==> flow/design.v <==
module B2BCD_IP #(parameter WIDTH = 4, parameter DIGIT = 2)(
    Binary_code,
    BCD_code
);
input  [WIDTH-1: 0]   Binary_code;
output [4*DIGIT-1: 0]    BCD_code;
wire [4*DIGIT-1: 0] shift_result [2:WIDTH-1];
wire [4*DIGIT-1: 0]   add_result [2:WIDTH-2];
genvar i, j;
generate
    for(i=2; i<WIDTH; i=i+1)begin : loop_shift
        if(i==2)begin
            assign shift_result[i] = {{(4*DIGIT-3){1'b0}}, Binary_code[WIDTH-1 : WIDTH-3]};
        end
        else begin
            assign shift_result[i] = {add_result[i-1][4*DIGIT-2: 0], Binary_code[WIDTH-i-1]};
        end   
    end
    for(i=2; i<WIDTH-1; i=i+1)begin : loop_add1
        for(j=0; j<DIGIT; j=j+1)begin
            assign add_result[i][4*j+3:4*j] = (shift_result[i][4*j+3:4*j] > 4)? shift_result[i][4*j+3:4*j] + 3 : shift_result[i][4*j+3:4*j]; 
        end      
    end
endgenerate
assign BCD_code = shift_result[WIDTH-1];
endmodule
module UT_TOP (
    clk, 
    rst_n, 
    in_valid, 
    in_time,
    out_valid, 
    out_display, 
    out_day
);
input        clk, rst_n, in_valid;
input [30:0] in_time;
output reg       out_valid;
output reg [3:0] out_display;
output reg [2:0] out_day;
reg  [3:0]  current_state, next_state;
parameter IDLE       = 4'd0  ;
parameter INPUT      = 4'd1  ;
parameter CAL_16YEAR = 4'd2  ;
parameter CAL_4YEAR  = 4'd3  ;
parameter CAL_YEAR   = 4'd4  ;
parameter CAL_MONTH  = 4'd5  ;
parameter CAL_DAY    = 4'd6  ;
parameter CAL_4HOUR  = 4'd7  ;
parameter CAL_HOUR   = 4'd8  ;
parameter CAL_15MIN  = 4'd9  ;
parameter CAL_MIN    = 4'd10 ;
parameter CAL_SEC    = 4'd11 ;
parameter OUT        = 4'd12 ;
parameter time_16years      = 31'd504921600;   
parameter time_4years       = 31'd126230400;   
parameter time_common_years = 31'd31536000;    
parameter time_leap_years   = 31'd31622400;    
parameter time_odd_month    = 31'd2678400;     
parameter time_even_month   = 31'd2592000;     
parameter time_leap_month   = 31'd2505600;     
parameter time_com_month    = 31'd2419200;     
parameter time_day          = 31'd86400;       
parameter time_4hour        = 31'd14400;       
parameter time_hour         = 31'd3600;        
parameter time_15minute     = 31'd900;         
parameter time_minute       = 31'd60;          
reg [3:0] counter;
reg [30:0] in_time_reg;
reg leap;
reg [10:0] year;
reg [3:0]  month;
reg [4:0]  day;
reg [4:0]  hour;
reg [5:0]  minute;
reg [5:0]  second;
wire [10:0] temp_year;
wire [3:0]  temp_month;
wire [2:0]  week;
reg  [10:0] Binary_code;
wire [15:0] BCD_code;
assign temp_year =  (month < 3)? year-1 : year;
assign temp_month = (month < 3)? month + 12 : month;
assign week = (day + 2*temp_month + 3*(temp_month + 1)/5 + temp_year + temp_year/4 - temp_year/100 + temp_year/400 + 1) % 7;
B2BCD_IP #(11, 4) I_B2BCD_IP ( .Binary_code(Binary_code), .BCD_code(BCD_code) );
always @(*)begin
    case (counter)
        0 : Binary_code = year; 
        1 : Binary_code = year;
        2 : Binary_code = year;
        3 : Binary_code = year;
        4 : Binary_code = {7'b0, month};
        5 : Binary_code = {7'b0, month};
        6 : Binary_code = {6'b0, day};
        7 : Binary_code = {6'b0, day};
        8 : Binary_code = {6'b0, hour};
        9 : Binary_code = {6'b0, hour};
        10: Binary_code = {5'b0, minute};
        11: Binary_code = {5'b0, minute};
        12: Binary_code = {5'b0, second};
        13: Binary_code = {5'b0, second};  
        default: Binary_code = year;
    endcase
end
always @(*) begin
    leap = (year[1:0] == 2'b00)? 1: 0;
end
always @(posedge clk or negedge rst_n) begin
    if(!rst_n)begin
        in_time_reg <= 0;
    end
    else if(in_valid)begin
        in_time_reg <= in_time;
    end
    else if(next_state == CAL_16YEAR)begin
        in_time_reg <= (in_time_reg < time_16years)? in_time_reg : in_time_reg - time_16years;
    end
    else if(next_state == CAL_4YEAR)begin
        in_time_reg <= (in_time_reg < time_4years)? in_time_reg : in_time_reg - time_4years;
    end
    else if(next_state == CAL_YEAR)begin
        if(leap)
            in_time_reg <= (in_time_reg < time_leap_years)? in_time_reg : in_time_reg - time_leap_years;
        else
            in_time_reg <= (in_time_reg < time_common_years)? in_time_reg : in_time_reg - time_common_years;
    end
    else if(next_state == CAL_MONTH)begin
        if(month == 2 && leap) 
            in_time_reg <= (in_time_reg < time_leap_month)? in_time_reg: in_time_reg - time_leap_month;
        else if(month == 2 && !leap) 
            in_time_reg <= (in_time_reg < time_com_month)? in_time_reg: in_time_reg - time_com_month;
        else if(month == 1 || month == 3 || month == 5  || month == 7 || month == 8 || month == 10 || month == 12) 
            in_time_reg <= (in_time_reg < time_odd_month)? in_time_reg: in_time_reg - time_odd_month;
        else 
            in_time_reg <= (in_time_reg < time_even_month)? in_time_reg: in_time_reg - time_even_month;
    end
    else if(next_state == CAL_DAY)begin
        in_time_reg <= (in_time_reg < time_day)? in_time_reg: in_time_reg - time_day;
    end
    else if(next_state == CAL_4HOUR)begin
        in_time_reg <= (in_time_reg < time_4hour)? in_time_reg: in_time_reg - time_4hour;
    end
    else if(next_state == CAL_HOUR)begin
        in_time_reg <= (in_time_reg < time_hour)? in_time_reg: in_time_reg - time_hour;
    end
    else if(next_state == CAL_15MIN)begin
        in_time_reg <= (in_time_reg < time_15minute)? in_time_reg: in_time_reg - time_15minute;
    end
    else if(next_state == CAL_MIN)begin
        in_time_reg <= (in_time_reg < time_minute)? in_time_reg: in_time_reg - time_minute;
    end
end
always @(posedge clk or negedge rst_n) begin
    if(!rst_n)begin
        year <= 'd1970;
    end
    else if(next_state == CAL_16YEAR)begin
        year <= (in_time_reg < time_16years)? year: year + 'd16;
    end
    else if(next_state == CAL_4YEAR)begin
        year <= (in_time_reg < time_4years)? year: year + 'd4;
    end
    else if(next_state == CAL_YEAR)begin
        if(leap)
            year <= (in_time_reg < time_leap_years)? year: year + 'd1;
        else
            year <= (in_time_reg < time_common_years)? year: year + 'd1;
    end
    else if(next_state == IDLE)begin
        year <= 'd1970;
    end
end
always @(posedge clk or negedge rst_n) begin
    if(!rst_n)begin
        month <= 'd1;
    end
    else if(next_state == CAL_MONTH)begin
        if(month == 2 && leap) 
            month <= (in_time_reg < time_leap_month)? month: month + 'd1;
        else if(month == 2 && !leap) 
            month <= (in_time_reg < time_com_month)? month: month + 'd1;
        else if(month == 1 || month == 3 || month == 5  || month == 7 || month == 8 || month == 10 || month == 12)
            month <= (in_time_reg < time_odd_month)? month: month + 'd1;
        else 
            month <= (in_time_reg < time_even_month)? month: month + 'd1;
    end
    else if(next_state == IDLE)begin
        month <= 'd1;
    end
end
always @(posedge clk or negedge rst_n) begin
    if(!rst_n)begin
        day <= 'd1;
    end
    else if(next_state == CAL_DAY)begin
        day <= (in_time_reg < time_day)? day : day + 'd1;
    end
    else if(next_state == IDLE)begin
        day <= 'd1;
    end
end
always @(posedge clk or negedge rst_n) begin
    if(!rst_n)begin
        hour <= 'd0;
    end
    else if(next_state == CAL_4HOUR)begin
        hour <= (in_time_reg < time_4hour)? hour : hour + 'd4;
    end
    else if(next_state == CAL_HOUR)begin
        hour <= (in_time_reg < time_hour)? hour : hour + 'd1;
    end
    else if(next_state == IDLE)begin
        hour <= 'd0;
    end
end
always @(posedge clk or negedge rst_n) begin
    if(!rst_n)begin
        minute <= 'd0;
    end
    else if(next_state == CAL_15MIN)begin
        minute <= (in_time_reg < time_15minute)? minute : minute + 'd15;
    end
    else if(next_state == CAL_MIN)begin
        minute <= (in_time_reg < time_minute)? minute : minute + 'd1;
    end
    else if(next_state == IDLE)begin
        minute <= 'd0;
    end
end
always @(*)begin
    second = in_time_reg[5:0];
end
always @(posedge clk or negedge rst_n) begin
    if(!rst_n)begin
        counter <= 'd0;
    end
    else if(next_state == OUT)begin
        counter <= counter + 1;
    end
    else if(next_state == IDLE)begin
        counter <= 'd0;
    end
end
always@(posedge clk or negedge rst_n)begin
    if(!rst_n)begin
        current_state <= IDLE;
    end
    else begin
        current_state <= next_state;
    end
end
always@(*)begin
    if(!rst_n)
        next_state = IDLE ;
    else begin
        case(current_state)
        IDLE:
            next_state = (!in_valid)? IDLE : INPUT;
        INPUT:
            next_state = CAL_16YEAR;
        CAL_16YEAR:
            next_state = (in_time_reg < time_16years)? CAL_4YEAR : CAL_16YEAR;
        CAL_4YEAR:
            next_state = (in_time_reg < time_4years)? CAL_YEAR : CAL_4YEAR;
        CAL_YEAR:begin
            if(leap) 
                next_state = (in_time_reg < time_leap_years)? CAL_MONTH : CAL_YEAR;
            else 
                next_state = (in_time_reg < time_common_years)? CAL_MONTH : CAL_YEAR;
        end
        CAL_MONTH:begin
            if(month == 2 && leap) 
                next_state = (in_time_reg < time_leap_month)? CAL_DAY : CAL_MONTH;
            else if(month == 2 && !leap) 
                next_state = (in_time_reg < time_com_month)? CAL_DAY : CAL_MONTH;
            else if(month == 1 || month == 3 || month == 5  || month == 7 || month == 8 || month == 10 || month == 12) 
                next_state = (in_time_reg < time_odd_month)? CAL_DAY : CAL_MONTH;
            else 
                next_state = (in_time_reg < time_even_month)? CAL_DAY : CAL_MONTH;
        end 
        CAL_DAY:
            next_state = (in_time_reg < time_day)? CAL_4HOUR : CAL_DAY;  
        CAL_4HOUR:
            next_state = (in_time_reg < time_4hour)? CAL_HOUR : CAL_4HOUR;
        CAL_HOUR:
            next_state = (in_time_reg < time_hour)? CAL_15MIN : CAL_HOUR;
        CAL_15MIN:
            next_state = (in_time_reg < time_15minute)? CAL_MIN : CAL_15MIN;
        CAL_MIN:
            next_state = (in_time_reg < time_minute)? OUT : CAL_MIN;
        OUT:
            next_state = (counter == 14)? IDLE : OUT;
        default :
            next_state = IDLE ;
        endcase
    end
end
always @(posedge clk or negedge rst_n) begin
    if (!rst_n) out_valid <= 'd0;
    else if(next_state == OUT) out_valid <= 'd1;
	else out_valid <= 'd0; 
end
always @(posedge clk or negedge rst_n) begin
	if (!rst_n) out_display <= 'd0;
    else if(next_state == OUT)begin
        case (counter)
            0 : out_display <= BCD_code[15:12];
            1 : out_display <= BCD_code[11:8];
            2 : out_display <= BCD_code[7:4];
            3 : out_display <= BCD_code[3:0];
            4 : out_display <= BCD_code[7:4];
            5 : out_display <= BCD_code[3:0];
            6 : out_display <= BCD_code[7:4];
            7 : out_display <= BCD_code[3:0];
            8 : out_display <= BCD_code[7:4];
            9 : out_display <= BCD_code[3:0];
            10: out_display <= BCD_code[7:4];
            11: out_display <= BCD_code[3:0];
            12: out_display <= BCD_code[7:4];
            13: out_display <= BCD_code[3:0];
        endcase
    end 
	else out_display <= 'd0;
end
always @(posedge clk or negedge rst_n) begin
	if (!rst_n) out_day <= 'd0;
    else if(next_state == OUT) out_day <= week;
	else out_day <= 'd0;
end
endmodule
Appendix: tool output

Step by step through the tools: UT_TOP
Tool output for the design above before and after an edit, in the order of the flow.
"before" refers to lines of the RTL above, "after" to lines of the edited file.
"difference" is "after" less "before", of the values as shown; "rel. change" is that difference over "before", in percent.
The mark - stands for no value.

design
  design top = UT_TOP
  clock input = clk
  library = sky130hd
  timing corner = tt_025C_1v80

Diff
Unified diff, file above to edited file.
This change comes from a script, not from a designer. The edited design behaves differently; no optimisation was intended.

begin of diff
@@ -82,5 +82,5 @@
 assign temp_year =  (month < 3)? year-1 : year;
 assign temp_month = (month < 3)? month + 12 : month;
-assign week = (day + 2*temp_month + 3*(temp_month + 1)/5 + temp_year + temp_year/4 - temp_year/100 + temp_year/400 + 1) % 7;
+assign week = (day + 2*temp_month + 3*(temp_month + 1)/5 + temp_year + temp_year/4 - temp_year/100 - temp_year/400 + 1) % 7;
 B2BCD_IP #(11, 4) I_B2BCD_IP ( .Binary_code(Binary_code), .BCD_code(BCD_code) );
 always @(*)begin
end of diff

Word level
Yosys after proc, flatten, opt, wreduce and memory -nomap, before mapping. Memory bits, and registers merged into a memory's read port (data or address), are not among the register bits. Print and check cells are not counted. Equal cells are merged and count once.

word-level totals
  item                         before  after  difference  rel. change (%)
  input bits                   34      34     0           0.00
  output and inout bits        8       8      0           0.00
  word-level cells             333     333    0           0.00
  flip-flop bits (word level)  78      78     0           0.00

cells by class
  item                       before  after  difference  rel. change (%)
  add/subtract/negate cells  59      59     0           0.00
  mux-type cells             115     115    0           0.00
  reduce/logical cells       33      33     0           0.00
  $lt $le $gt $ge            40      40     0           0.00
  eq/ne operators            70      70     0           0.00
  multiply operators         1       1      0           0.00
  div/mod/pow operators      4       4      0           0.00

operators with widths
  kind               before  after  difference  rel. change (%)
  32-bit adder       1       0      -1          -100.00
  32-bit subtractor  1       2      +1          +100.00

Unchanged operator kinds not shown: 87.

Logic depth
Depth = most cells in a row (Yosys ltp): at word level without a register or memory, in the mapped netlist without a sequential cell, where the memories' decode and read muxes count.

depth
  item                           before  after  difference  rel. change (%)
  depth in word-level cells      23      23     0           0.00
  ABC_AREA                       0       0      -           -
  depth in mapped cells          77      78     +1          +1.30
  gate-level depth less buffers  72      72     0           0.00

Mapped cells and area
Yosys stat after the flow's synthesis: flattened, memories mapped to cells. It holds for the ABC_AREA given above (unset counts as 0); a run with the other value may have another netlist.

mapped netlist
  item                               before   after    difference  rel. change (%)
  mapped area (um2)                  15441.1  14965.6  -475.5      -3.08
  sequential part of the area (um2)  2164.6   2164.6   0.0         0.00
  cell count                         2182     2119     -63         -2.89
  buffer cells                       127      119      -8          -6.30
  flip-flops                         86       86       0           0.00

cell types
  type                       before  after  difference  rel. change (%)
  sky130_fd_sc_hd__nand2_1   245     214    -31         -12.65
  sky130_fd_sc_hd__o211ai_1  48      24     -24         -50.00
  sky130_fd_sc_hd__nand3_1   84      61     -23         -27.38
  sky130_fd_sc_hd__o22ai_1   26      46     +20         +76.92
  sky130_fd_sc_hd__a21oi_1   175     194    +19         +10.86
  sky130_fd_sc_hd__nor2_1    202     219    +17         +8.42
  sky130_fd_sc_hd__xnor2_1   75      63     -12         -16.00
  sky130_fd_sc_hd__xor2_1    30      21     -9          -30.00
  sky130_fd_sc_hd__ha_1      130     122    -8          -6.15
  sky130_fd_sc_hd__inv_1     125     117    -8          -6.40
  sky130_fd_sc_hd__nand4_1   28      20     -8          -28.57
  sky130_fd_sc_hd__nor4_1    15      23     +8          +53.33
  sky130_fd_sc_hd__nor3_1    62      69     +7          +11.29
  sky130_fd_sc_hd__a21o_1    23      16     -7          -30.43
  sky130_fd_sc_hd__a211oi_1  21      28     +7          +33.33
  sky130_fd_sc_hd__nand2b_1  19      26     +7          +36.84
  sky130_fd_sc_hd__buf_1     16      9      -7          -43.75
  sky130_fd_sc_hd__a222oi_1  7       0      -7          -100.00

Unchanged cell types not shown: 18.
Not every row of either side is listed.
By module: a second synthesis without flattening, with its own total; a netlist apart from the flattened one above.

unflattened totals
  item                                           before   after    difference  rel. change (%)
  cells (unflattened synthesis)                  2248     2156     -92         -4.09
  area total of the unflattened synthesis (um2)  16153.0  15514.9  -638.1      -3.95

Rows give one instance, submodules left out.

modules, before
  module    sequential area (um2)  cells  instances  area (um2)
  UT_TOP    2164.6                 1934   1          13835.8
  B2BCD_IP  0.0                    314    1          2317.2

modules, after
  module    sequential area (um2)  cells  instances  area (um2)
  UT_TOP    2164.6                 1842   1          13197.7
  B2BCD_IP  0.0                    314    1          2317.2

Worst setup path after synthesis
Source: OpenSTA report_checks on the synthesized netlist (no wires, ideal clock, input and output delay 20% of the period each), path of least setup slack; recovery checks are left aside. Register names are those of the netlist, which keeps one name where synthesis merged equal registers.

path post-synthesis
  item                               before                  after                   difference  rel. change (%)
  path kind                          flip-flop to flip-flop  flip-flop to flip-flop  -           -
  start                              reg month[2]            reg month[2]            -           -
  end                                reg out_day[0]          reg out_day[1]          -           -
  launch time at the first pin (ns)  0.000                   0.000                   0.000       -
  data required time (ns)            14.868                  14.914                  +0.046      +0.31
  buffers on the path                4                       4                       0           0.00
  path delay (ns)                    15.876                  15.321                  -0.555      -3.50
  stages on the path                 73                      76                      +3          +4.11
  setup time (ns)                    0.132                   0.086                   -0.046      -
  slack (ns)                         -0.876                  -0.321                  +0.555      -
  arrival (ns)                       15.744                  15.235                  -0.509      -3.23
  period (ns)                        15.0                    15.0                    0.0         0.00
  synthesis period reached (ns)      15.876                  15.321                  -0.555      -3.50

"path delay" = arrival - input delay + setup time.
"stages on the path" counts driving pins, that of a launching flip-flop among them; a cell with two outputs on the path counts twice.
"synthesis period reached" = period - worst setup slack (recovery checks aside). The figure is calculated, with input and output delays left at 20% of the set period.
A register here has more assigning lines than the two given.

on the way, post-synthesis, before
  path through = sky130_fd_sc_hd__dfrtp_1 -> sky130_fd_sc_hd__inv_1 -> sky130_fd_sc_hd__ha_1 -> sky130_fd_sc_hd__a21boi_1 -> sky130_fd_sc_hd__buf_1 -> sky130_fd_sc_hd__xnor2_1 -> sky130_fd_sc_hd__nor2_1 -> sky130_fd_sc_hd__xor2_1 -> sky130_fd_sc_hd__ha_1 -> sky130_fd_sc_hd__a21o_1 -> sky130_fd_sc_hd__a21oi_1 -> sky130_fd_sc_hd__clkbuf_1 -> sky130_fd_sc_hd__inv_1 -> sky130_fd_sc_hd__ha_1 -> sky130_fd_sc_hd__nor2_1 -> sky130_fd_sc_hd__a21oi_1 -> sky130_fd_sc_hd__a21oi_1 -> sky130_fd_sc_hd__nor2_1 -> [37 not listed] -> sky130_fd_sc_hd__mux2_4 -> sky130_fd_sc_hd__o31a_1 -> sky130_fd_sc_hd__or2_1 -> sky130_fd_sc_hd__a211o_1 -> sky130_fd_sc_hd__nand2_1 -> sky130_fd_sc_hd__ha_1 -> sky130_fd_sc_hd__inv_1 -> sky130_fd_sc_hd__a22oi_1 -> sky130_fd_sc_hd__a32oi_1 -> sky130_fd_sc_hd__nor2_1 -> sky130_fd_sc_hd__o21ai_0 -> sky130_fd_sc_hd__o21a_1 -> sky130_fd_sc_hd__ha_1 -> sky130_fd_sc_hd__inv_1 -> sky130_fd_sc_hd__a41oi_1 -> sky130_fd_sc_hd__a32oi_1 -> sky130_fd_sc_hd__xor2_1 -> sky130_fd_sc_hd__nor2_1
  elaborated cells between the ends (all ways) = 40
  classes of those cells = 9 x add/sub; 1 x mul; 4 x div; 1 x compare; 9 x eq/ne; 8 x mux; 8 x reduce/logical

ends and longest elaborated chain, post-synthesis, before
  item           line  RTL
  from (decl)    72    reg [3:0]  month;
  from (assign)  179   month <= (in_time_reg < time_leap_month)? month: month + 'd1;
  from (assign)  181   month <= (in_time_reg < time_com_month)? month: month + 'd1;
  to (assign)    326   if (!rst_n) out_day <= 'd0;
  to (assign)    327   else if(next_state == OUT) out_day <= week;
  to (decl)      40    output reg [2:0] out_day;

before: No chain of elaborated cells between the ends is given.

on the way, post-synthesis, after
  path through = sky130_fd_sc_hd__dfrtp_1 -> sky130_fd_sc_hd__inv_1 -> sky130_fd_sc_hd__ha_1 -> sky130_fd_sc_hd__a21boi_1 -> sky130_fd_sc_hd__clkbuf_1 -> sky130_fd_sc_hd__xnor2_1 -> sky130_fd_sc_hd__nor3_1 -> sky130_fd_sc_hd__xor2_1 -> sky130_fd_sc_hd__ha_1 -> sky130_fd_sc_hd__a21o_1 -> sky130_fd_sc_hd__a21oi_1 -> sky130_fd_sc_hd__xor2_1 -> sky130_fd_sc_hd__nor2_1 -> sky130_fd_sc_hd__inv_1 -> sky130_fd_sc_hd__ha_1 -> sky130_fd_sc_hd__nand2b_1 -> sky130_fd_sc_hd__o21ai_0 -> sky130_fd_sc_hd__and2_1 -> [40 not listed] -> sky130_fd_sc_hd__a32o_1 -> sky130_fd_sc_hd__nand4b_1 -> sky130_fd_sc_hd__o2111a_1 -> sky130_fd_sc_hd__and2_1 -> sky130_fd_sc_hd__inv_1 -> sky130_fd_sc_hd__ha_1 -> sky130_fd_sc_hd__inv_1 -> sky130_fd_sc_hd__or3_1 -> sky130_fd_sc_hd__o32ai_1 -> sky130_fd_sc_hd__a211oi_1 -> sky130_fd_sc_hd__o31ai_1 -> sky130_fd_sc_hd__mux2i_1 -> sky130_fd_sc_hd__ha_1 -> sky130_fd_sc_hd__inv_1 -> sky130_fd_sc_hd__a2111oi_0 -> sky130_fd_sc_hd__a221oi_2 -> sky130_fd_sc_hd__nor2b_1 -> sky130_fd_sc_hd__nor3_1
  elaborated cells between the ends (all ways) = 40
  classes of those cells = 9 x add/sub; 1 x mul; 4 x div; 1 x compare; 9 x eq/ne; 8 x mux; 8 x reduce/logical

ends and longest elaborated chain, post-synthesis, after
  item           line  RTL
  from (decl)    72    reg [3:0]  month;
  from (assign)  179   month <= (in_time_reg < time_leap_month)? month: month + 'd1;
  from (assign)  181   month <= (in_time_reg < time_com_month)? month: month + 'd1;
  to (assign)    326   if (!rst_n) out_day <= 'd0;
  to (assign)    327   else if(next_state == OUT) out_day <= week;
  to (decl)      40    output reg [2:0] out_day;

after: No chain of elaborated cells between the ends is given.

Timing after layout
Path of least setup slack in the final report of the runs of set A (OpenROAD, finished layout, wires in). Where an end is a register, its clock arrival counts in the times.

path post-layout
  item                               before                  after                   difference  rel. change (%)
  path kind                          flip-flop to flip-flop  flip-flop to flip-flop  -           -
  start                              reg month[2]            reg month[0]            -           -
  end                                reg out_day[1]          reg out_day[1]          -           -
  slack (ns)                         0.50                    0.49                    -0.01       -
  setup time (ns)                    0.11                    0.09                    -0.02       -
  stages on the path                 74                      75                      +1          +1.35
  data required time (ns)            15.06                   15.08                   +0.02       +0.13
  launch time at the first pin (ns)  0.35                    0.36                    +0.01       +2.86
  arrival (ns)                       14.56                   14.59                   +0.03       +0.21
  buffers on the path                7                       4                       -3          -42.86
  period (ns)                        14.8                    14.8                    0.0         0.00

A register here has more assigning lines than the two given.

on the way, post-layout, before
  path through = sky130_fd_sc_hd__dfrtp_2 -> sky130_fd_sc_hd__inv_4 -> sky130_fd_sc_hd__ha_4 -> sky130_fd_sc_hd__a21boi_4 -> sky130_fd_sc_hd__buf_12 -> sky130_fd_sc_hd__nor2_4 -> sky130_fd_sc_hd__a21oi_2 -> sky130_fd_sc_hd__xor2_2 -> sky130_fd_sc_hd__ha_4 -> sky130_fd_sc_hd__a21o_1 -> sky130_fd_sc_hd__a21oi_2 -> sky130_fd_sc_hd__xor2_1 -> sky130_fd_sc_hd__nor2_1 -> sky130_fd_sc_hd__inv_1 -> sky130_fd_sc_hd__ha_4 -> sky130_fd_sc_hd__nor2_4 -> sky130_fd_sc_hd__a21oi_2 -> sky130_fd_sc_hd__a21oi_2 -> [38 not listed] -> sky130_fd_sc_hd__and2_4 -> sky130_fd_sc_hd__mux2_4 -> sky130_fd_sc_hd__o31a_1 -> sky130_fd_sc_hd__or2_1 -> sky130_fd_sc_hd__a211o_1 -> sky130_fd_sc_hd__nand2_2 -> sky130_fd_sc_hd__ha_4 -> sky130_fd_sc_hd__inv_2 -> sky130_fd_sc_hd__a22oi_2 -> sky130_fd_sc_hd__a32oi_2 -> sky130_fd_sc_hd__nor2_2 -> sky130_fd_sc_hd__o21a_1 -> sky130_fd_sc_hd__ha_2 -> sky130_fd_sc_hd__inv_2 -> sky130_fd_sc_hd__a41oi_2 -> sky130_fd_sc_hd__a32oi_2 -> sky130_fd_sc_hd__or2_1 -> sky130_fd_sc_hd__o211a_1
  elaborated cells between the ends (all ways) = 40
  classes of those cells = 9 x add/sub; 1 x mul; 4 x div; 1 x compare; 9 x eq/ne; 8 x mux; 8 x reduce/logical

ends and longest elaborated chain, post-layout, before
  item           line  RTL
  from (decl)    72    reg [3:0]  month;
  from (assign)  179   month <= (in_time_reg < time_leap_month)? month: month + 'd1;
  from (assign)  181   month <= (in_time_reg < time_com_month)? month: month + 'd1;
  to (assign)    326   if (!rst_n) out_day <= 'd0;
  to (assign)    327   else if(next_state == OUT) out_day <= week;
  to (decl)      40    output reg [2:0] out_day;

before: No chain of elaborated cells between the ends is given.

on the way, post-layout, after
  path through = sky130_fd_sc_hd__dfstp_2 -> sky130_fd_sc_hd__ha_2 -> sky130_fd_sc_hd__a21boi_4 -> sky130_fd_sc_hd__xnor2_1 -> sky130_fd_sc_hd__buf_4 -> sky130_fd_sc_hd__nor3_2 -> sky130_fd_sc_hd__xor2_1 -> sky130_fd_sc_hd__ha_1 -> sky130_fd_sc_hd__a21o_1 -> sky130_fd_sc_hd__a21oi_4 -> sky130_fd_sc_hd__xor2_2 -> sky130_fd_sc_hd__nor2_2 -> sky130_fd_sc_hd__inv_1 -> sky130_fd_sc_hd__ha_1 -> sky130_fd_sc_hd__nand2b_4 -> sky130_fd_sc_hd__o21ai_0 -> sky130_fd_sc_hd__and2_1 -> sky130_fd_sc_hd__mux2_4 -> [39 not listed] -> sky130_fd_sc_hd__nand2b_4 -> sky130_fd_sc_hd__buf_4 -> sky130_fd_sc_hd__o2111a_1 -> sky130_fd_sc_hd__and2_4 -> sky130_fd_sc_hd__inv_1 -> sky130_fd_sc_hd__ha_2 -> sky130_fd_sc_hd__inv_1 -> sky130_fd_sc_hd__or3_4 -> sky130_fd_sc_hd__o32ai_1 -> sky130_fd_sc_hd__a211oi_2 -> sky130_fd_sc_hd__o31ai_2 -> sky130_fd_sc_hd__mux2i_1 -> sky130_fd_sc_hd__ha_2 -> sky130_fd_sc_hd__inv_1 -> sky130_fd_sc_hd__a2111oi_2 -> sky130_fd_sc_hd__a221oi_2 -> sky130_fd_sc_hd__nor2b_1 -> sky130_fd_sc_hd__nor3_1
  elaborated cells between the ends (all ways) = 40
  classes of those cells = 9 x add/sub; 1 x mul; 4 x div; 1 x compare; 9 x eq/ne; 8 x mux; 8 x reduce/logical

ends and longest elaborated chain, post-layout, after
  item           line  RTL
  from (decl)    72    reg [3:0]  month;
  from (assign)  179   month <= (in_time_reg < time_leap_month)? month: month + 'd1;
  from (assign)  181   month <= (in_time_reg < time_com_month)? month: month + 'd1;
  to (assign)    326   if (!rst_n) out_day <= 'd0;
  to (assign)    327   else if(next_state == OUT) out_day <= week;
  to (decl)      40    output reg [2:0] out_day;

after: No chain of elaborated cells between the ends is given.

Layout results
Both versions went through the flow (Yosys, OpenROAD) with the same settings in each pair. Constraints: input delay and output delay 20% of the set period each, output load 0.01 pF.

flow settings, set A
  period_ns = 14.8
  CAP_MARGIN = 20
  CORE_MARGIN = 2
  CORE_UTILIZATION = 40
  SLEW_MARGIN = 20

final reports, set A
  item                                    before   after    difference  rel. change (%)
  post-route worst hold slack (ns)        0.495    0.499    +0.004      -
  period reached (ns)                     14.303   14.310   +0.007      +0.05
  worst setup slack after layout (ns)     0.497    0.490    -0.007      -
  standard-cell area after routing (um2)  18156.2  17155.2  -1001.0     -5.51
  mapped cell area after synthesis (um2)  15441.1  14965.6  -475.5      -3.08
  total die area (um2)                    40190.2  38976.6  -1213.6     -3.02
  final setup TNS (ns)                    0.000    0.000    0.000       -
  final design utilization (%)            48.0     46.7     -1.3        -

flow settings, set B
  ABC_AREA = 0
  CELL_PAD_IN_SITES_GLOBAL_PLACEMENT = 0
  CORE_UTILIZATION = 57
  CTS_CLUSTER_SIZE = 12
  GPL_TIMING_DRIVEN = 1
  HOLD_SLACK_MARGIN = -0.02
  TNS_END_PERCENT = 10
  period_ns = 9.0
  CAP_MARGIN = 20
  CORE_MARGIN = 2
  SLEW_MARGIN = 20

final reports, set B
  item                                    before   after    difference  rel. change (%)
  post-route worst hold slack (ns)        0.492    0.518    +0.026      -
  period reached (ns)                     14.433   13.626   -0.807      -5.59
  worst setup slack after layout (ns)     -5.433   -4.626   +0.807      -
  standard-cell area after routing (um2)  19784.0  19043.3  -740.7      -3.74
  mapped cell area after synthesis (um2)  15441.1  14965.6  -475.5      -3.08
  total die area (um2)                    28422.6  27567.6  -855.0      -3.01
  final setup TNS (ns)                    -16.070  -13.777  +2.293      -
  final design utilization (%)            73.8     73.5     -0.3        -

"period reached": clock period set for the run, less the worst setup slack. It is reckoned from that one timing run; input and output delays stay at 20% of the period that was set.
